==> flow/design.v <==
    localparam ADD     = 4'b0000;
    localparam SUB     = 4'b0001;
    localparam OR      = 4'b0010;
    localparam AND     = 4'b0011;
    localparam XOR     = 4'b0100;
    localparam NOT     = 4'b0101;
    localparam READ    = 4'b0110;
    localparam WRITE   = 4'b0111;
    localparam LOAD    = 4'b1000;
    localparam CMP     = 4'b1001;
    localparam SHIFT   = 4'b1010;
    localparam JMP     = 4'b1011;
    localparam JMPC    = 4'b1100;
    localparam SPECIAL = 4'b1101;
    localparam STACK   = 4'b1110;
    localparam MEM_NOP   = 2'b00;
    localparam MEM_READ  = 2'b01;
    localparam MEM_WRITE = 2'b10;
    localparam CMP_EQ_BIT       = 0;
    localparam CMP_RA_GT_RB_BIT = 1;
    localparam CMP_RB_GT_RA_BIT = 2;
    localparam CMP_RA_ZERO_BIT  = 3;
    localparam CMP_RB_ZERO_BIT  = 4;
    localparam CMP_CODE_EQ       = 3'b000;
    localparam CMP_CODE_RA_GT_RB = 3'b001;
    localparam CMP_CODE_RB_GT_RA = 3'b010;
    localparam CMP_CODE_RA_ZERO  = 3'b011;
    localparam CMP_CODE_RB_ZERO  = 3'b100;
    localparam FETCH         = 10'b0000000001;
    localparam DECODE        = 10'b0000000010;
    localparam REG_READ      = 10'b0000000100;
    localparam EXEC          = 10'b0000001000;
    localparam STORE         = 10'b0000010000;
    localparam REG_WRITE     = 10'b0000100000;
    localparam FETCH_IRQ_NUM = 10'b0001000000;
    localparam SAVE_PC       = 10'b0010000000;
    localparam ENTER_ISR     = 10'b0100000000;
    localparam DECREMENT_SP  = 10'b1000000000;
    localparam RAM_SIZE  = 16'h8000;
    localparam APP       = 16'h0064;
    localparam TIMER1_COUNT         = RAM_SIZE - 10;
    localparam TIMER_ENABLE         = RAM_SIZE - 9;
    localparam UART_1_RW            = RAM_SIZE - 2;
    localparam UART_1_RX_DATA_READY = RAM_SIZE - 1;
    localparam UART_1_TX_READY      = RAM_SIZE;
module alu(input wire I_clk,
    input wire I_reset,
    input wire I_enable,
    input wire[3:0] I_opcode,
    input wire I_opcode_mode,
    input wire[7:0] I_immediate,
    input wire[15:0] I_pc,
    input wire[15:0] I_rA,
    input wire[15:0] I_rB,
    input wire[2:0] I_compare_code,
    input wire I_irq_active,
    output reg[15:0] O_out,
    output reg O_write_rD,
    output reg O_write_pc,
    output reg O_irq_enable,
    output reg[1:0] O_memory_size,
    output reg[1:0] O_memory_mode);
     localparam ADD     = 4'b0000;
    localparam SUB     = 4'b0001;
    localparam OR      = 4'b0010;
    localparam AND     = 4'b0011;
    localparam XOR     = 4'b0100;
    localparam NOT     = 4'b0101;
    localparam READ    = 4'b0110;
    localparam WRITE   = 4'b0111;
    localparam LOAD    = 4'b1000;
    localparam CMP     = 4'b1001;
    localparam SHIFT   = 4'b1010;
    localparam JMP     = 4'b1011;
    localparam JMPC    = 4'b1100;
    localparam SPECIAL = 4'b1101;
    localparam STACK   = 4'b1110;
     localparam MEM_NOP   = 2'b00;
    localparam MEM_READ  = 2'b01;
    localparam MEM_WRITE = 2'b10;
     localparam CMP_EQ_BIT       = 0;
    localparam CMP_RA_GT_RB_BIT = 1;
    localparam CMP_RB_GT_RA_BIT = 2;
    localparam CMP_RA_ZERO_BIT  = 3;
    localparam CMP_RB_ZERO_BIT  = 4;
    localparam CMP_CODE_EQ       = 3'b000;
    localparam CMP_CODE_RA_GT_RB = 3'b001;
    localparam CMP_CODE_RB_GT_RA = 3'b010;
    localparam CMP_CODE_RA_ZERO  = 3'b011;
    localparam CMP_CODE_RB_ZERO  = 3'b100;
localparam OPCODE_MODE_SIGNED = 1'b0;
localparam OPCODE_MODE_UNSIGNED = 1'b1;
localparam OPCODE_MODE_HI = 1'b1;
localparam OPCODE_MODE_LO = 1'b0;
localparam OPCODE_MODE_IMMEDIATE = 1'b1;
reg irq_recover;
always @(posedge I_clk)
begin: ALU
    if (I_reset) begin
        O_irq_enable <= 0;
        irq_recover <= 0;
    end
    else begin
    if (I_enable == 1) begin
        if (I_opcode == ADD)
        begin
            if (I_opcode_mode == OPCODE_MODE_SIGNED)
            begin
                if (I_immediate[0] == 1) begin
                    O_out <= $signed(I_rA) + $signed({{12{I_immediate[4]}}, I_immediate[4:1]});
                end
                else begin
                    O_out <= $signed(I_rA) + $signed(I_rB);
                end
            end
            else begin
                if (I_immediate[0] == 1) begin
                    O_out <= $unsigned(I_rA) + $unsigned({12'b0, I_immediate[4:1]});
                end
                else begin
                    O_out <= $unsigned(I_rA) + $unsigned(I_rB);
                end
            end
            O_write_pc <= 0;
            O_write_rD <= 1;
            O_memory_mode <= MEM_NOP;
            O_memory_size <= 1;
        end
        else if (I_opcode == SUB)
        begin
            if (I_opcode_mode == OPCODE_MODE_SIGNED)
            begin
                if (I_immediate[0] == 1) begin
                    O_out <= $signed(I_rA) - $signed({{12{I_immediate[4]}}, I_immediate[4:1]});
                end
                else begin
                    O_out <= $signed(I_rA) - $signed(I_rB);
                end
            end
            else begin
                if (I_immediate[0] == 1) begin
                    O_out <= $unsigned(I_rA) - $signed({12'b0, I_immediate[4:1]});
                end
                else begin
                    O_out <= $unsigned(I_rA) - $unsigned(I_rB);
                end
            end
            O_write_pc <= 0;
            O_write_rD <= 1;
            O_memory_mode <= MEM_NOP;
            O_memory_size <= 1;
        end
        else if (I_opcode == OR)
        begin
            if (I_opcode_mode == OPCODE_MODE_IMMEDIATE) begin
                O_out <= I_rA | {11'b0, I_immediate[4:0]};
            end 
            else begin 
                O_out <= I_rA | I_rB;
            end
            O_write_pc <= 0;
            O_write_rD <= 1;
            O_memory_mode <= MEM_NOP;
            O_memory_size <= 1;
        end
        else if (I_opcode == AND)
        begin
            if (I_opcode_mode == OPCODE_MODE_IMMEDIATE) begin
                O_out <= I_rA & {11'b0, I_immediate[4:0]};
            end 
            else begin 
                O_out <= I_rA & I_rB;
            end
            O_write_pc <= 0;
            O_write_rD <= 1;
            O_memory_mode <= MEM_NOP;
            O_memory_size <= 1;
        end
        else if (I_opcode == XOR)
        begin
            if (I_opcode_mode == OPCODE_MODE_IMMEDIATE) begin
                O_out <= I_rA ^ {11'b0, I_immediate[4:0]};
            end 
            else begin 
                O_out <= I_rA ^ I_rB;
            end
            O_write_pc <= 0;
            O_write_rD <= 1;
            O_memory_mode <= MEM_NOP;
            O_memory_size <= 1;
        end
        else if (I_opcode == NOT)
        begin
            O_out <= ~I_rA;
            O_write_pc <= 0;
            O_write_rD <= 1;
            O_memory_mode <= MEM_NOP;
            O_memory_size <= 1;
        end
        else if (I_opcode == READ)
        begin
            O_out <= $signed(I_rA) + $signed({{11{I_immediate[4]}}, I_immediate[4:0]});
            O_write_pc <= 0;
            O_write_rD <= 1;
            O_memory_mode <= MEM_READ;
            O_memory_size <= I_opcode_mode == 1 ? 2 : 1;
        end
        else if (I_opcode == WRITE)
        begin
            O_out <= $signed(I_rA) + $signed({{11{I_immediate[4]}}, I_immediate[4:0]});
            O_write_pc <= 0;
            O_write_rD <= 0;
            O_memory_mode <= MEM_WRITE;
            O_memory_size <= I_opcode_mode == 1 ? 2 : 1;
        end
        else if (I_opcode == LOAD)
        begin
            if (I_opcode_mode == OPCODE_MODE_HI)
            begin
                O_out[15:8] <= I_immediate;
                O_out[7:0] <= 0;
            end
            else begin
                O_out[15:8] <= 0;
                O_out[7:0] <= I_immediate;
            end
            O_write_pc <= 0;
            O_write_rD <= 1;
            O_memory_mode <= MEM_NOP;
            O_memory_size <= 1;
        end
        else if (I_opcode == CMP)
        begin
            if (I_opcode_mode == OPCODE_MODE_SIGNED)
            begin
                O_out[CMP_RB_GT_RA_BIT] <= $signed(I_rA) < $signed(I_rB) ? 1 : 0;
                O_out[CMP_RA_GT_RB_BIT] <= $signed(I_rA) > $signed(I_rB) ? 1 : 0;
                O_out[CMP_EQ_BIT]       <= $signed(I_rA) == $signed(I_rB) ? 1 : 0;
                O_out[CMP_RA_ZERO_BIT]  <= $signed(I_rA) == 0 ? 1 : 0;
                O_out[CMP_RB_ZERO_BIT]  <= $signed(I_rB) == 0 ? 1 : 0;
            end
            else
            begin
                O_out[CMP_RB_GT_RA_BIT] <= $unsigned(I_rA) < $unsigned(I_rB) ? 1 : 0;
                O_out[CMP_RA_GT_RB_BIT] <= $unsigned(I_rA) > $unsigned(I_rB) ? 1 : 0;
                O_out[CMP_EQ_BIT]       <= $unsigned(I_rA) == $unsigned(I_rB) ? 1 : 0;
                O_out[CMP_RA_ZERO_BIT]  <= $unsigned(I_rA) == 0 ? 1 : 0;
                O_out[CMP_RB_ZERO_BIT]  <= $unsigned(I_rB) == 0 ? 1 : 0;
            end
            O_out[15:5] <= 0;
            O_write_pc <= 0;
            O_write_rD <= 1;
            O_memory_mode <= MEM_NOP;
            O_memory_size <= 1;
        end
        else if (I_opcode == SHIFT)
        begin
            if (I_opcode_mode == 1) begin
                O_out <= I_rA >> $unsigned(I_immediate);
            end
            else begin
                O_out <= I_rA << $unsigned(I_immediate);
            end
            O_write_pc <= 0;
            O_write_rD <= 1;
            O_memory_mode <= MEM_NOP;
            O_memory_size <= 1;
        end
        else if (I_opcode == JMP)
        begin
            if (I_opcode_mode == 0) begin
                O_out <= $signed(I_pc) + $signed({{8{I_immediate[7]}}, I_immediate});
            end
            else begin
                O_out <= I_rA;
            end
            O_write_pc <= 1;
            O_write_rD <= 0;
            O_memory_mode <= MEM_NOP;
            O_memory_size <= 1;
        end
        else if (I_opcode == JMPC)
        begin
            if (I_opcode_mode == 1) begin
                O_out <= $signed(I_pc) + $signed({{8{I_immediate[4]}}, I_immediate});
            end
            else begin
                O_out <= I_rB;
            end
            O_memory_mode <= MEM_NOP;
            O_memory_size <= 1;
            O_write_rD <= 0;
            if (I_compare_code == CMP_CODE_EQ)
            begin
                O_write_pc <= I_rA[CMP_EQ_BIT] == 1 ? 1 : 0;
            end
            else if(I_compare_code == CMP_CODE_RA_GT_RB)
            begin
                O_write_pc <= I_rA[CMP_RA_GT_RB_BIT] == 1 ? 1 : 0;
            end
            else if(I_compare_code == CMP_CODE_RB_GT_RA)
            begin
                O_write_pc <= I_rA[CMP_RB_GT_RA_BIT] == 1 ? 1 : 0;
            end
            else if(I_compare_code == CMP_CODE_RA_ZERO)
            begin
                O_write_pc <= I_rA[CMP_RA_ZERO_BIT] == 1 ? 1 : 0;
            end
            else if(I_compare_code == CMP_CODE_RB_ZERO)
            begin
                O_write_pc <= I_rA[CMP_RB_ZERO_BIT] == 1 ? 1 : 0;
            end
        end
        else if(I_opcode == SPECIAL)
        begin
            if (I_immediate[2:0] == 3'b000) begin 
                O_out <= I_pc;
                O_memory_mode <= MEM_NOP;
                O_write_rD <= 1;
                O_write_pc <= 0;
                O_memory_size <= 1;
            end
            else if (I_immediate[2:0] == 3'b001) begin 
                O_out <= I_pc;
                O_memory_mode <= MEM_NOP;
                O_write_rD <= 0;
                O_write_pc <= 0;
                O_memory_size <= 1;
                O_irq_enable <= 1;
                irq_recover <= 1;
            end
            else if (I_immediate[2:0] == 3'b010) begin 
                O_out <= I_pc;
                O_memory_mode <= MEM_NOP;
                O_write_rD <= 0;
                O_write_pc <= 0;
                O_memory_size <= 1;
                O_irq_enable <= 0;
                irq_recover <= 0;
            end
            else if (I_immediate[2:0] == 3'b100) begin 
                O_out <= $signed(I_rA) + 2;
                O_memory_mode <= MEM_READ;
                O_write_rD <= 0;
                O_write_pc <= 1;
                O_memory_size <= 2;
                O_irq_enable <= irq_recover;
            end
        end
        else if(I_opcode == STACK)
        begin
            if (I_opcode_mode == 0) begin
                O_out <= $signed(I_rA) - 2;
                O_memory_mode <= MEM_WRITE;
                O_write_rD <= 1;
                O_write_pc <= 0;
                O_memory_size <= 2;
            end 
            else if (I_opcode_mode == 1) begin
                O_out <= $signed(I_rA) + 2;
                O_memory_mode <= MEM_READ;
                O_write_rD <= 1;
                O_write_pc <= 0;
                O_memory_size <= 2;
            end
        end
    end
    if (I_irq_active) begin
        O_irq_enable <= 0;
    end
    end
end
endmodule
module ctrl_unit(input wire I_clk, 
    input wire I_reset,
    /*verilator lint_off UNUSED*/
    input wire[15:0] I_instruction,
    input wire I_mem_ready,
    input wire I_data_ready,
    input wire I_irq_enabled,
    input wire I_irq_active,
    output reg O_irq_ack,
    output reg[9:0] O_state,
    output reg O_execute,
    output reg O_push_pc);
     localparam ADD     = 4'b0000;
    localparam SUB     = 4'b0001;
    localparam OR      = 4'b0010;
    localparam AND     = 4'b0011;
    localparam XOR     = 4'b0100;
    localparam NOT     = 4'b0101;
    localparam READ    = 4'b0110;
    localparam WRITE   = 4'b0111;
    localparam LOAD    = 4'b1000;
    localparam CMP     = 4'b1001;
    localparam SHIFT   = 4'b1010;
    localparam JMP     = 4'b1011;
    localparam JMPC    = 4'b1100;
    localparam SPECIAL = 4'b1101;
    localparam STACK   = 4'b1110;
     localparam FETCH         = 10'b0000000001;
    localparam DECODE        = 10'b0000000010;
    localparam REG_READ      = 10'b0000000100;
    localparam EXEC          = 10'b0000001000;
    localparam STORE         = 10'b0000010000;
    localparam REG_WRITE     = 10'b0000100000;
    localparam FETCH_IRQ_NUM = 10'b0001000000;
    localparam SAVE_PC       = 10'b0010000000;
    localparam ENTER_ISR     = 10'b0100000000;
    localparam DECREMENT_SP  = 10'b1000000000;
reg mem_wait, wait_irq_number, irq_save_pc;
reg[15:0] instr;
always @(posedge I_clk)
begin: CTRL_UNIT
    if (I_reset == 1) 
    begin
        mem_wait <= 0;
        O_state <= 1;
        O_execute <= 0;
        O_irq_ack <= 0;
        O_push_pc <= 0;
        wait_irq_number <= 0;
        irq_save_pc <= 0;
    end
    else if (O_state == FETCH)
    begin
        if (I_mem_ready == 1 && mem_wait == 0)
        begin
            O_execute <= 1;
            mem_wait <= 1;
        end
        else if (mem_wait == 1)
        begin
            O_execute <= 0;
            if (I_data_ready == 1)
            begin
                mem_wait <= 0;
                O_state <= DECODE;
            end
        end
    end
    else if (O_state == DECODE)
    begin
        O_state <= REG_READ;
        instr <= I_instruction;
    end
    else if (O_state == REG_READ)
    begin
        O_state <= EXEC;
    end
    else if (O_state == EXEC)
    begin
        if (instr[15:12] == WRITE || instr[15:12] == READ || (instr[15:12] == SPECIAL && instr[2:0] == 3'b100) || instr[15:12] == STACK)
        begin
            if (I_mem_ready == 1 && mem_wait == 0)
            begin
                O_execute <= 1;
                mem_wait <= 1;
            end
            O_state <= STORE; 
        end
        else 
        begin
            O_state <= REG_WRITE;
        end
    end
    else if (O_state == STORE)
    begin
        if (I_mem_ready == 1 && mem_wait == 0)
        begin
            O_execute <= 1;
            mem_wait <= 1;
        end
        else if (mem_wait == 1)
        begin
            O_execute <= 0;
            if (((instr[15:12] == WRITE || (instr[15:12] == STACK && instr[8] == 0)) && I_mem_ready == 1) 
                || ((instr[15:12] == READ || (instr[15:12] == SPECIAL && instr[2:0] == 3'b100) || (instr[15:12] == STACK && instr[8])) && I_data_ready == 1))
            begin
                mem_wait <= 0;
                O_state <= REG_WRITE;
            end
        end
    end
    else if (O_state == REG_WRITE)
    begin
        if ((instr[15:12] == STACK && instr[8]) || (instr[15:12] == SPECIAL && instr[2:0] == 3'b100)) begin
            O_state <= DECREMENT_SP;
        end
        else begin
if (I_irq_enabled && I_irq_active && irq_save_pc == 0) begin
                O_irq_ack <= 1;
                O_state <= FETCH_IRQ_NUM;
            end
            else if (irq_save_pc == 1) begin
                irq_save_pc <= 0;
                O_push_pc <= 0;
                O_state <= ENTER_ISR;
            end
            else begin
                O_state <= FETCH;
            end
        end
    end
    else if (O_state == FETCH_IRQ_NUM) begin
        O_irq_ack <= 0;
        if (wait_irq_number == 1) begin
            O_state <= SAVE_PC;
            wait_irq_number <= 0;
        end
        else begin
            wait_irq_number <= 1;
        end
    end
    else if (O_state == SAVE_PC) begin
        irq_save_pc <= 1;
        O_push_pc <= 1;
        O_irq_ack <= 0;
        O_state <= DECODE;
    end
    else if (O_state == ENTER_ISR) begin
        O_state <= FETCH;
    end
    else if (O_state == DECREMENT_SP) begin
        if (I_irq_enabled && I_irq_active && irq_save_pc == 0) begin
            O_irq_ack <= 1;
            O_state <= FETCH_IRQ_NUM;
        end
        else if (irq_save_pc == 1) begin
            irq_save_pc <= 0;
            O_push_pc <= 0;
            O_state <= ENTER_ISR;
        end
        else begin
            O_state <= FETCH;
        end
    end
end
endmodule
module decoder(input wire I_clk,
    input wire I_reset, 
    input wire I_enable,
    input wire[15:0] I_instruction,
    output reg [3:0] O_opcode,
    output reg[2:0] O_rD_select,
    output reg[1:0] O_rD_write_pos,
    output reg[2:0] O_rA_select,
    output reg[2:0] O_rB_select,
    output reg[7:0] O_immediate,
    output reg O_mode);
     localparam ADD     = 4'b0000;
    localparam SUB     = 4'b0001;
    localparam OR      = 4'b0010;
    localparam AND     = 4'b0011;
    localparam XOR     = 4'b0100;
    localparam NOT     = 4'b0101;
    localparam READ    = 4'b0110;
    localparam WRITE   = 4'b0111;
    localparam LOAD    = 4'b1000;
    localparam CMP     = 4'b1001;
    localparam SHIFT   = 4'b1010;
    localparam JMP     = 4'b1011;
    localparam JMPC    = 4'b1100;
    localparam SPECIAL = 4'b1101;
    localparam STACK   = 4'b1110;
always @(posedge I_clk)
begin: decoder
    if (I_enable == 1 && I_reset == 0)
    begin
        O_opcode    <= I_instruction[15:12];
        O_rD_select <= I_instruction[11:9];
        O_rA_select <= I_instruction[7:5];
        O_rB_select <= I_instruction[4:2];
        O_mode      <= I_instruction[8];
        if (I_instruction[15:12] == WRITE)
        begin
            O_immediate <= {{3{I_instruction[11]}}, I_instruction[11:9], I_instruction[1:0]}; 
            O_rD_write_pos <= 0;
        end
        else if(I_instruction[15:12] == LOAD || I_instruction[15:12] == JMP)
        begin
            O_immediate <= I_instruction[7:0];
            if (I_instruction[8] == 0) begin
                O_rD_write_pos <= 1;
            end
            else begin
                O_rD_write_pos <= 2;
            end
        end
        else begin
            O_immediate <= {{3{I_instruction[4]}}, I_instruction[4:0]};
            O_rD_write_pos <= 0;
        end
    end
end
endmodule
module mem_ctrl(input wire I_clk,
    input wire I_reset, 
    input wire I_exec,
    input wire I_write,
    input wire[1:0] I_size,
    input wire[15:0] I_addr, 
    input wire[15:0] I_data,
    input wire MEM_ready,
    input wire[15:0] MEM_data_in,
    input wire MEM_data_ready,
    output reg[15:0] O_data, 
    output reg O_data_ready,
    output reg O_ready,
    output reg MEM_exec,
    output reg MEM_write,
    output reg[15:0] MEM_addr,
    output reg[1:0] MEM_size,
    output reg[15:0] MEM_data_out);
reg[1:0] state;
always @(*)
begin
    MEM_addr = I_addr;
    MEM_write = I_write;
    MEM_size = I_size;
    MEM_data_out = I_data;
    O_data = MEM_data_in;
    if (state == 0)
    begin
        O_ready = MEM_ready && !I_exec;
    end
    else
    begin
        O_ready = 0;
    end
end
always @(posedge I_clk)
begin: MEM_CTRL
    if (I_reset == 1) begin
        state <= 0;
        MEM_exec <= 0;
        O_data_ready <= 0;
    end
    else begin
        if (state == 0 && I_exec == 1 && MEM_ready == 1) 
        begin
            O_data_ready <= 0;
            MEM_exec <= 1;
            if (I_write == 1) 
            begin
                state <= 2;
            end
            else
            begin
                state <= 1;
            end
        end
        else if (state == 1)
        begin
            MEM_exec <= 0;
            if (MEM_data_ready == 1)
            begin
                O_data_ready <= 1;
                state <= 2;  
            end
        end
        else if (state == 2)
        begin
            MEM_exec <= 0;
            O_data_ready <= 0;
            if (MEM_ready == 1)
            begin
                state <= 0;
            end
        end
    end
end
endmodule
module pc(input wire I_clk,
    input wire I_reset,
    input wire I_enable,
    input wire[15:0] I_in,
    input wire I_write,
    output reg[15:0] O_out);
always @(posedge I_clk)
begin: PC
    if (I_reset == 1) begin
        O_out <= 0;
    end
    else if (I_enable == 1)
    begin
        if (I_write == 1)
        begin
            O_out <= I_in;
        end
        else begin
            O_out <= O_out + 2;
        end
    end
end
endmodule
module register(input wire I_clk,
    input wire I_reset, 
    input wire I_enable,
    input wire[2:0] I_rD_select,
    input wire[2:0] I_rA_select,
    input wire[2:0] I_rB_select,
    input wire[15:0] I_rD_in,
    input wire I_rD_write,
    input wire[1:0] I_rD_write_pos,
    output reg[15:0] O_rA_out,
    output reg[15:0] O_rB_out);
reg[15:0] registers[0:7];
integer i;
always @(posedge I_clk)
begin: register
    if (I_reset) begin
        for (i=0; i < 8; i=i+1) begin
            registers[i] <= 0;
        end
    end
    else if (I_enable == 1)
    begin
        O_rA_out <= registers[I_rA_select];
        O_rB_out <= registers[I_rB_select];
        if (I_rD_write == 1)
        begin
            if (I_rD_write_pos == 0) begin
                registers[I_rD_select] <= I_rD_in;
            end
            else if (I_rD_write_pos == 1) begin
                registers[I_rD_select][7:0] <= I_rD_in[7:0];
            end
            else if(I_rD_write_pos == 2) begin
                registers[I_rD_select][15:8] <= I_rD_in[15:8];
            end
        end
    end
end
endmodule
module core(input wire I_clk, 
    input wire I_reset,
    input wire I_irq_active,
    input wire MEM_ready,
    input wire[15:0] MEM_data_in, 
    input wire MEM_data_ready,
    output reg O_irq_ack,
    output reg MEM_exec, 
    output reg MEM_write,
    output reg[1:0] MEM_size, 
    output reg[15:0] MEM_addr, 
    output reg[15:0] MEM_data_out);
     localparam ADD     = 4'b0000;
    localparam SUB     = 4'b0001;
    localparam OR      = 4'b0010;
    localparam AND     = 4'b0011;
    localparam XOR     = 4'b0100;
    localparam NOT     = 4'b0101;
    localparam READ    = 4'b0110;
    localparam WRITE   = 4'b0111;
    localparam LOAD    = 4'b1000;
    localparam CMP     = 4'b1001;
    localparam SHIFT   = 4'b1010;
    localparam JMP     = 4'b1011;
    localparam JMPC    = 4'b1100;
    localparam SPECIAL = 4'b1101;
    localparam STACK   = 4'b1110;
     localparam FETCH         = 10'b0000000001;
    localparam DECODE        = 10'b0000000010;
    localparam REG_READ      = 10'b0000000100;
    localparam EXEC          = 10'b0000001000;
    localparam STORE         = 10'b0000010000;
    localparam REG_WRITE     = 10'b0000100000;
    localparam FETCH_IRQ_NUM = 10'b0001000000;
    localparam SAVE_PC       = 10'b0010000000;
    localparam ENTER_ISR     = 10'b0100000000;
    localparam DECREMENT_SP  = 10'b1000000000;
     localparam MEM_NOP   = 2'b00;
    localparam MEM_READ  = 2'b01;
    localparam MEM_WRITE = 2'b10;
    localparam RAM_SIZE  = 16'h8000;
    localparam APP       = 16'h0064;
    localparam TIMER1_COUNT         = RAM_SIZE - 10;
    localparam TIMER_ENABLE         = RAM_SIZE - 9;
    localparam UART_1_RW            = RAM_SIZE - 2;
    localparam UART_1_RX_DATA_READY = RAM_SIZE - 1;
    localparam UART_1_TX_READY      = RAM_SIZE;
localparam PUSH_PC_INSTRUCTION = {STACK, 4'b1110, {3{1'b1}}, 5'b00001};
reg alu_enable, decoder_enable, register_enable, pc_enable, mem_enable;
wire push_pc;
reg write_rD, pc_write, mem_write;
wire alu_pc_write, mem_ready, mem_execute, mem_data_ready, alu_write_rD, mode, irq_ack, alu_irq_enable;
wire[1:0] rD_write_pos;
reg[1:0] memory_mode, memory_size, alu_memory_size;
reg[2:0] reg_rD_select, rD_select, rA_select, rB_select;
reg[3:0] opcode;
reg[7:0] immediate;
reg[15:0] irq_number, pc_out, pc_in, rA_out, rB_out, alu_out, register_in, instruction, mem_addr, mem_data_in, mem_data_out;
/*verilator lint_off UNUSED*/
reg[9:0] state;
reg read_irq_number;
reg[15:0] instruction_q;
alu alu(.I_clk(I_clk),
    .I_reset(I_reset), 
    .I_enable(alu_enable),
    .I_opcode(opcode),
    .I_opcode_mode(mode),
    .I_immediate(immediate),
    .I_pc(pc_out),
    .I_rA(rA_out),
    .I_rB(rB_out),
    .I_compare_code(rD_select),
    .I_irq_active(irq_ack),
    .O_memory_mode(memory_mode),
    .O_memory_size(alu_memory_size),
    .O_out(alu_out),
    .O_write_rD(alu_write_rD),
    .O_write_pc(alu_pc_write),
    .O_irq_enable(alu_irq_enable));
ctrl_unit ctrl_unit(.I_clk(I_clk),
    .I_reset(I_reset),
    .I_irq_active(I_irq_active),
    .I_irq_enabled(alu_irq_enable), 
    .I_instruction(instruction),
    .I_mem_ready(mem_ready),
    .I_data_ready(mem_data_ready),
    .O_irq_ack(irq_ack),
    .O_state(state),
    .O_execute(mem_execute),
    .O_push_pc(push_pc));
decoder decoder(.I_clk(I_clk), 
    .I_reset(I_reset), 
    .I_enable(decoder_enable),
    .I_instruction(instruction),
    .O_opcode(opcode),
    .O_rD_select(rD_select),
    .O_rD_write_pos(rD_write_pos),
    .O_rA_select(rA_select),
    .O_rB_select(rB_select),
    .O_immediate(immediate),
    .O_mode(mode));
mem_ctrl mem_ctrl(.I_clk(I_clk), 
    .I_reset(I_reset), 
    .I_exec(mem_execute),
    .I_write(mem_write),
    .I_size(memory_size),
    .I_addr(mem_addr),
    .I_data(mem_data_in),
    .O_data(mem_data_out),
    .O_data_ready(mem_data_ready),
    .O_ready(mem_ready),
    .MEM_ready(MEM_ready),
    .MEM_exec(MEM_exec),
    .MEM_write(MEM_write),
    .MEM_size(MEM_size),
    .MEM_addr(MEM_addr),
    .MEM_data_out(MEM_data_out),
    .MEM_data_in(MEM_data_in),
    .MEM_data_ready(MEM_data_ready));
register register(.I_clk(I_clk), 
    .I_reset(I_reset), 
    .I_enable(register_enable),
    .I_rD_write(write_rD),
    .I_rD_select(reg_rD_select),
    .I_rD_write_pos(rD_write_pos),
    .I_rA_select(rA_select),
    .I_rB_select(rB_select),
    .O_rA_out(rA_out),
    .O_rB_out(rB_out),
    .I_rD_in(register_in));
pc pc(.I_clk(I_clk),
    .I_reset(I_reset), 
    .I_in(pc_in),
    .I_enable(pc_enable),
    .I_write(pc_write),
    .O_out(pc_out));
always @(posedge I_clk)
begin: INSTRUCTION_HOLD
    if (state == DECODE) begin
        instruction_q <= instruction;
    end
end
always @(posedge I_clk)
begin: IRQ_READ_NUMBER
    if (I_reset == 1) begin
        read_irq_number <= 0;
    end
    else if (irq_ack == 1) begin
        read_irq_number <= 1;
    end
    if (read_irq_number == 1) begin
        irq_number <= MEM_data_in;
        read_irq_number <= 0;
    end
end
always @(*)
begin
    begin
        if (state == DECODE) begin
            instruction = push_pc ? PUSH_PC_INSTRUCTION : MEM_data_in; 
        end
        else begin
            instruction = instruction_q;
        end
        decoder_enable = state == DECODE;
        register_enable = (state == REG_READ) || (state == REG_WRITE) || (state == DECREMENT_SP);
        alu_enable = state == EXEC;
        mem_enable = (state == STORE) || (state == SAVE_PC);
        pc_enable = (state == REG_WRITE) || (state == ENTER_ISR);
        mem_data_in = (opcode == STACK && instruction[0] == 1) ? pc_out : rB_out;
        write_rD = ((state == REG_WRITE) && alu_write_rD) || (state == DECREMENT_SP);
        memory_size = (state == FETCH) ? 2 : alu_memory_size;
        O_irq_ack = irq_ack;
        if (state != FETCH && ((opcode == SPECIAL && instruction[2:0] == 3'b100) || (opcode == STACK && instruction[8] == 1))) begin
            mem_addr = rA_out;
        end
        else begin
            mem_addr = mem_enable ? alu_out : pc_out;
        end
        if (state == DECREMENT_SP) begin
            reg_rD_select = rA_select;
        end
        else begin
            reg_rD_select = rD_select;
        end
        if (state == ENTER_ISR) begin
            pc_in = APP + irq_number * 2;
            pc_write = 1;
        end
        else if (instruction[15:12] == SPECIAL && instruction[2:0] == 3'b100) begin
            pc_in = mem_data_out;
            pc_write = 1;
        end
        else begin
            pc_in = alu_out;
            pc_write = alu_pc_write;
        end
        if (memory_mode == MEM_READ && state != DECREMENT_SP) begin
            register_in = mem_data_out;
        end
        else begin
            register_in = alu_out;
        end
        if (mem_enable && memory_mode == MEM_WRITE)
        begin
            mem_write = 1;
        end
        else begin
            mem_write = 0;
        end
    end
end
endmodule
# Tool chain data of core
# Each step is given for the RTL above and for the edited RTL.
# Lines under "orig" count in the file above, lines under "edited" in the edited file.
# "delta": "edited" minus "orig" as printed here.
# Operators: Yosys type, input widths -> output width; for muxes data width and select width s.
# Cell names lack the library's common part.
inputs:
  design: "core"
  clock_port: "I_clk"
  library: "sky130hd"
  corner: "tt_025C_1v80"

# Edit of the RTL
# Unified diff, file above to edited file.
# The edited RTL no longer does the same as the RTL above: the edit was made by script, with no optimisation intended.
# begin of diff
@@ -704,5 +704,5 @@
     input wire I_rD_write,
     input wire[1:0] I_rD_write_pos,
-    output reg[15:0] O_rA_out,
+    output reg[11:0] O_rA_out,
     output reg[15:0] O_rB_out);
 reg[15:0] registers[0:7];
# end of diff

# Elaborated design
# Yosys after proc, flatten, opt, wreduce and memory -nomap, before mapping. Memory bits, and registers merged into a memory's read port (data or address), are not among the register bits. Print and check cells are not counted.
# Memory sizes are those after Yosys's memory passes, which may raise the word count (mostly to a power of two), join words into wider ones and drop unused or constant bits.
bits:
  columns: ["element", "orig", "edited", "delta"]
  rows:
  - ["ff_bits", 132, 132, 0]
  - ["ram_bits", 128, 128, 0]
  - ["memories", 1, 1, 0]
  - ["output_inout_bits", 37, 37, 0]
  - ["wordCells", 673, 673, 0]
op_classes:
  columns: ["element", "orig", "edited", "delta"]
  rows:
  - ["add_sub_neg", 15, 15, 0]
  - ["n_cmp", 4, 4, 0]
  - ["eq_ne", 70, 70, 0]
  - ["shift", 2, 2, 0]
  - ["muxes", 436, 436, 0]
  - ["n_logic", 34, 34, 0]
  - ["reduce_and_logical", 75, 75, 0]
ops:
  columns: ["cell", "orig", "edited", "delta"]
  rows:
  - ["$add 16x16->16", 2, 0, -2]
  - ["$add 16x4->16", 2, 0, -2]
  - ["$eq 16x16->1", 2, 0, -2]
  - ["$gt 16x16->1", 2, 0, -2]
  - ["$lt 16x16->1", 2, 0, -2]
  - ["$sub 16x16->16", 2, 0, -2]
  - ["$sub 16x4->16", 2, 0, -2]
  - ["$add 16x3->16 const B", 1, 0, -1]
  - ["$add 16x5->16", 1, 0, -1]
  - ["$and 16x16->16", 1, 0, -1]
  - ["$and 16x5->16", 1, 0, -1]
  - ["$not 16->16", 1, 0, -1]
  - ["$or 16x16->16", 1, 0, -1]
  - ["$or 16x5->16", 1, 0, -1]
  - ["$shl 16x8->16", 1, 0, -1]
  - ["$shr 16x8->16", 1, 0, -1]
  - ["$sub 16x3->16 const B", 1, 0, -1]
  - ["$xor 16x16->16", 1, 0, -1]
  - ["$xor 16x5->16", 1, 0, -1]
  - ["$add 12x16->16", 0, 1, 1]
  - ["$add 12x2->13 const B", 0, 1, 1]
  - ["$add 12x4->13", 0, 1, 1]
  - ["$add 13x16->16", 0, 1, 1]
  - ["$add 13x4->14", 0, 1, 1]
  - ["$add 13x5->14", 0, 1, 1]
  - ["$and 12x16->16", 0, 1, 1]
  - ["$and 12x5->12", 0, 1, 1]
  - ["$eq 12x16->1", 0, 1, 1]
# Operator kinds equal on both sides are left out: 71.
# The list need not be complete.

# Logic depth
# Yosys ltp: most cells in a row. Word level: on the elaborated netlist, between registers, memories and ports. Mapped: between sequential cells and ports; inverters and the memories' decode and read muxes count.
logic_depth:
  columns: ["element", "orig", "edited", "delta"]
  rows:
  - ["depth_word", 19, 19, 0]
  - ["ABC_AREA", "0", "0", null]
  - ["ltp_mapped", 14, 13, -1]

# After synthesis
# Yosys stat after the flow's synthesis: flattened, memories mapped to cells. It holds for the ABC_AREA given above (unset counts as 0); a run with the other value may have another netlist.
mapped:
  columns: ["element", "orig", "edited", "delta"]
  rows:
  - ["cells", 2697, 2477, -220]
  - ["area_um2", 24248.3, 22844.4, -1403.9]
  - ["sequential_area_um2", 8137.8, 8017.7, -120.1]
  - ["ffs", 286, 282, -4]
  - ["buffers", 192, 179, -13]
types:
  columns: ["cell", "orig", "edited", "delta"]
  rows:
  - ["nand2_1", 248, 209, -39]
  - ["xnor2_1", 101, 64, -37]
  - ["a21oi_1", 190, 156, -34]
  - ["o21ai_0", 173, 147, -26]
  - ["inv_1", 102, 77, -25]
  - ["buf_1", 34, 10, -24]
  - ["clkbuf_1", 109, 88, -21]
  - ["buf_2", 38, 57, 19]
  - ["ha_1", 113, 97, -16]
  - ["mux4_2", 84, 68, -16]
  - ["nand3_1", 63, 47, -16]
  - ["o22ai_1", 33, 17, -16]
  - ["mux2i_1", 73, 59, -14]
  - ["a31oi_1", 35, 47, 12]
  - ["xor2_1", 24, 35, 11]
  - ["a2111oi_0", 13, 2, -11]
  - ["nor3_1", 76, 66, -10]
  - ["o31ai_1", 25, 15, -10]
# Cell types equal on both sides are left out: 13.
# The list need not be complete.
# By module: a second synthesis without flattening, with its own total; a netlist apart from the flattened one above.
unflattened:
  columns: ["element", "orig", "edited", "delta"]
  rows:
  - ["hier_cells", 2833, 2822, -11]
  - ["hier_area_um2", 26540.5, 26130.1, -410.4]
# Each row is one instance without its submodules.
modules_orig:
  columns: ["module", "instances", "n_cells", "mod_area_um2", "seq_area_um2"]
  rows:
  - ["alu", 1, 1635, 11583.6, 700.7]
  - ["register", 1, 477, 7993.9, 4804.6]
  - ["core", 1, 299, 2977.9, 950.9]
  - ["ctrl_unit", 1, 172, 1524.0, 560.5]
  - ["pc", 1, 126, 1002.2, 320.3]
  - ["decoder", 1, 50, 870.8, 720.7]
  - ["mem_ctrl", 1, 74, 588.1, 100.1]
modules_edited:
  columns: ["module", "instances", "n_cells", "mod_area_um2", "seq_area_um2"]
  rows:
  - ["alu", 1, 1635, 11583.6, 700.7]
  - ["register", 1, 459, 7583.5, 4684.5]
  - ["core", 1, 306, 2977.9, 950.9]
  - ["ctrl_unit", 1, 172, 1524.0, 560.5]
  - ["pc", 1, 126, 1002.2, 320.3]
  - ["decoder", 1, 50, 870.8, 720.7]
  - ["mem_ctrl", 1, 74, 588.1, 100.1]

# Timing after synthesis
# Source: OpenSTA report_checks on the synthesized netlist (no wires, ideal clock, input and output delay 20% of the period each), path of least setup slack; recovery checks are left aside. Register names are those of the netlist, which keeps one name where synthesis merged equal registers.
synth_path:
  columns: ["element", "orig", "edited", "delta"]
  rows:
  - ["path_kind", "input port to output port", "input port to output port", null]
  - ["start", "in MEM_data_in[1]", "in MEM_data_in[2]", null]
  - ["end", "out MEM_addr[5]", "out MEM_addr[10]", null]
  - ["tclk_ps", 7000, 7000, 0]
  - ["launch_ps", 1400, 1400, 0]
  - ["t_arrival_ps", 2817, 2743, -74]
  - ["required_time_ps", 5600, 5600, 0]
  - ["path_slack_ps", 2783, 2857, 74]
  - ["delay_ps", 1417, 1343, -74]
  - ["stages", 7, 7, 0]
  - ["synth_period_reached_ps", 4217, 4143, -74]
# "delay_ps" is the arrival time less input delay plus setup time.
# A path that ends at an output port has no setup time.
# "stages" counts driving pins, that of a launching flip-flop among them; a cell with two outputs on the path counts twice.
# "synth_period_reached_ps" = period - worst setup slack (recovery checks aside). The figure is calculated, with input and output delays left at 20% of the set period.
# Between the ends stands the longest chain of elaborated cells between them, by number of cells; it is not shown to be the way that was timed. Of several equally long chains one is given.
# Each line given opens the expression or statement behind the cell; cells for indexed reads and writes are added by Yosys, which also makes memories of some case tables.
synth_via_orig:
  path_cell_list: "a22o_1 > nor3_1 > a22oi_1 > nor3_1 > clkbuf_1 > nand2_1 > o21ai_0"
  elab_chain_len: 7
  cells_between: 7
  cone_classes: "1 x eq/ne; 3 x mux; 3 x reduce/logical"
synth_lines_orig:
  columns: ["element", "line_no", "source"]
  rows:
  - ["from (decl)", 740, "input wire[15:0] MEM_data_in,"]
  - ["$mux 16", 895, "instruction = push_pc ? PUSH_PC_INSTRUCTION : MEM_data_in;"]
  - ["$mux 16", 894, "if (state == DECODE) begin"]
  - ["$eq 3x3->1", 909, "if (state != FETCH && ((opcode == SPECIAL && instruction[2:0] == 3'b100) || (opcode == STACK && instruction[8] ..."]
  - ["$logic_and 1x1->1", 909, null]
  - ["$logic_or 1x1->1", 909, null]
  - ["$logic_and 1x1->1", 909, null]
  - ["$mux 16", 909, null]
  - ["to (decl)", 746, "output reg[15:0] MEM_addr,"]
synth_via_edited:
  path_cell_list: "nand3b_1 > a221oi_2 > nand3_1 > o22ai_1 > o311ai_2 > clkbuf_1 > a31oi_1"
  elab_chain_len: 7
  cells_between: 7
  cone_classes: "1 x eq/ne; 3 x mux; 3 x reduce/logical"
synth_lines_edited:
  columns: ["element", "line_no", "source"]
  rows:
  - ["from (decl)", 740, "input wire[15:0] MEM_data_in,"]
  - ["$mux 16", 895, "instruction = push_pc ? PUSH_PC_INSTRUCTION : MEM_data_in;"]
  - ["$mux 16", 894, "if (state == DECODE) begin"]
  - ["$eq 3x3->1", 909, "if (state != FETCH && ((opcode == SPECIAL && instruction[2:0] == 3'b100) || (opcode == STACK && instruction[8] ..."]
  - ["$logic_and 1x1->1", 909, null]
  - ["$logic_or 1x1->1", 909, null]
  - ["$logic_and 1x1->1", 909, null]
  - ["$mux 16", 909, null]
  - ["to (decl)", 746, "output reg[15:0] MEM_addr,"]

# Timing after layout
# Path of least setup slack in the final report of each run of pair A (OpenROAD, finished layout, wires in). Where an end is a register, its clock arrival counts in the times.
# The path's times are printed in steps of 10 ps; the period is the one set.
layout_path:
  columns: ["element", "orig", "edited", "delta"]
  rows:
  - ["path_kind", "flip-flop to output port", "flip-flop to output port", null]
  - ["start", "reg ctrl_unit.O_state", "reg ctrl_unit.O_state", null]
  - ["end", "out MEM_addr[14]", "out MEM_addr[5]", null]
  - ["tclk_ps", 5480, 5480, 0]
  - ["launch_ps", 540, 550, 10]
  - ["t_arrival_ps", 3900, 3850, -50]
  - ["required_time_ps", 4380, 4380, 0]
  - ["path_slack_ps", 480, 540, 60]
  - ["stages", 10, 10, 0]
# Where an end lacks its bit number, it is one bit of the signal, or one of the new flip-flops if synthesis recoded a state register.
# At most two assigning lines are given for a register; there are more.
layout_via_orig:
  path_cell_list: "dfxtp_1 > nand2b_1 > o22a_1 > nor3_1 > a22oi_1 > nor3_2 > buf_4 > nand2_1 > o21ai_0 > clkdlybuf4s50_1"
layout_lines_orig:
  columns: ["element", "line_no", "source"]
  rows:
  - ["from (decl)", 383, "output reg[9:0] O_state,"]
  - ["from (assign)", 418, "O_state <= 1;"]
  - ["from (assign)", 438, "O_state <= DECODE;"]
  - ["to (decl)", 746, "output reg[15:0] MEM_addr,"]
# orig: No chain of elaborated cells between the ends is given.
layout_via_edited:
  path_cell_list: "dfxtp_1 > nand2b_1 > o22ai_1 > buf_4 > nand3_1 > o22ai_1 > o311ai_4 > buf_6 > a31oi_1 > clkdlybuf4s50_1"
layout_lines_edited:
  columns: ["element", "line_no", "source"]
  rows:
  - ["from (decl)", 383, "output reg[9:0] O_state,"]
  - ["from (assign)", 418, "O_state <= 1;"]
  - ["from (assign)", 438, "O_state <= DECODE;"]
  - ["to (decl)", 746, "output reg[15:0] MEM_addr,"]
# edited: No chain of elaborated cells between the ends is given.

# Layout results
# Both versions went through the flow (Yosys, OpenROAD) with the same settings in each pair. Constraints: input delay and output delay 20% of the set period each, output load 0.01 pF.
flow_settings_pair_A:
  period_ns: 5.48
  CAP_MARGIN: 20
  CORE_MARGIN: 2
  CORE_UTILIZATION: 40
  SLEW_MARGIN: 20
results_pair_A:
  columns: ["element", "orig", "edited", "delta"]
  rows:
  - ["ys_area_um2", 24248.3, 22844.4, -1403.9]
  - ["final_die_area_um2", 62605.0, 59039.3, -3565.7]
  - ["layout_stdcell_area_um2", 26764.4, 24937.7, -1826.7]
  - ["finalUtil_pct", 44.5, 44.2, -0.3]
  - ["setup_ws_ps", 479, 535, 56]
  - ["final_setup_tns_ps", 0, 0, 0]
  - ["holdWs_ps", 458, 442, -16]
  - ["power_total_uw", 4813, 4443, -370]
  - ["clock_period_reached_ps", 5001, 4945, -56]
flow_settings_pair_B:
  CAP_MARGIN: 5
  CORE_UTILIZATION: 25
  CTS_CLUSTER_DIAMETER: 380
  CTS_CLUSTER_SIZE: 93
  GPL_TIMING_DRIVEN: 1
  MAX_ROUTING_LAYER: "met4"
  PLACE_DENSITY: 0.92
  SETUP_SLACK_MARGIN: 0.79
  period_ns: 8.12
  CORE_MARGIN: 2
  SLEW_MARGIN: 20
results_pair_B:
  columns: ["element", "orig", "edited", "delta"]
  rows:
  - ["ys_area_um2", 24248.3, 22844.4, -1403.9]
  - ["final_die_area_um2", 99499.2, 93810.5, -5688.7]
  - ["layout_stdcell_area_um2", 26350.3, 24716.2, -1634.1]
  - ["finalUtil_pct", 27.3, 27.4, 0.1]
  - ["setup_ws_ps", 2112, 2133, 21]
  - ["final_setup_tns_ps", 0, 0, 0]
  - ["holdWs_ps", 477, 453, -24]
  - ["power_total_uw", 2328, 2269, -59]
  - ["clock_period_reached_ps", 6008, 5987, -21]
# "clock_period_reached_ps" = clock period - worst setup slack. The figure is calculated, with input and output delays left at 20% of the set period.
# "power_total_uw": no workload was simulated; the value follows from the tool's default switching activity.
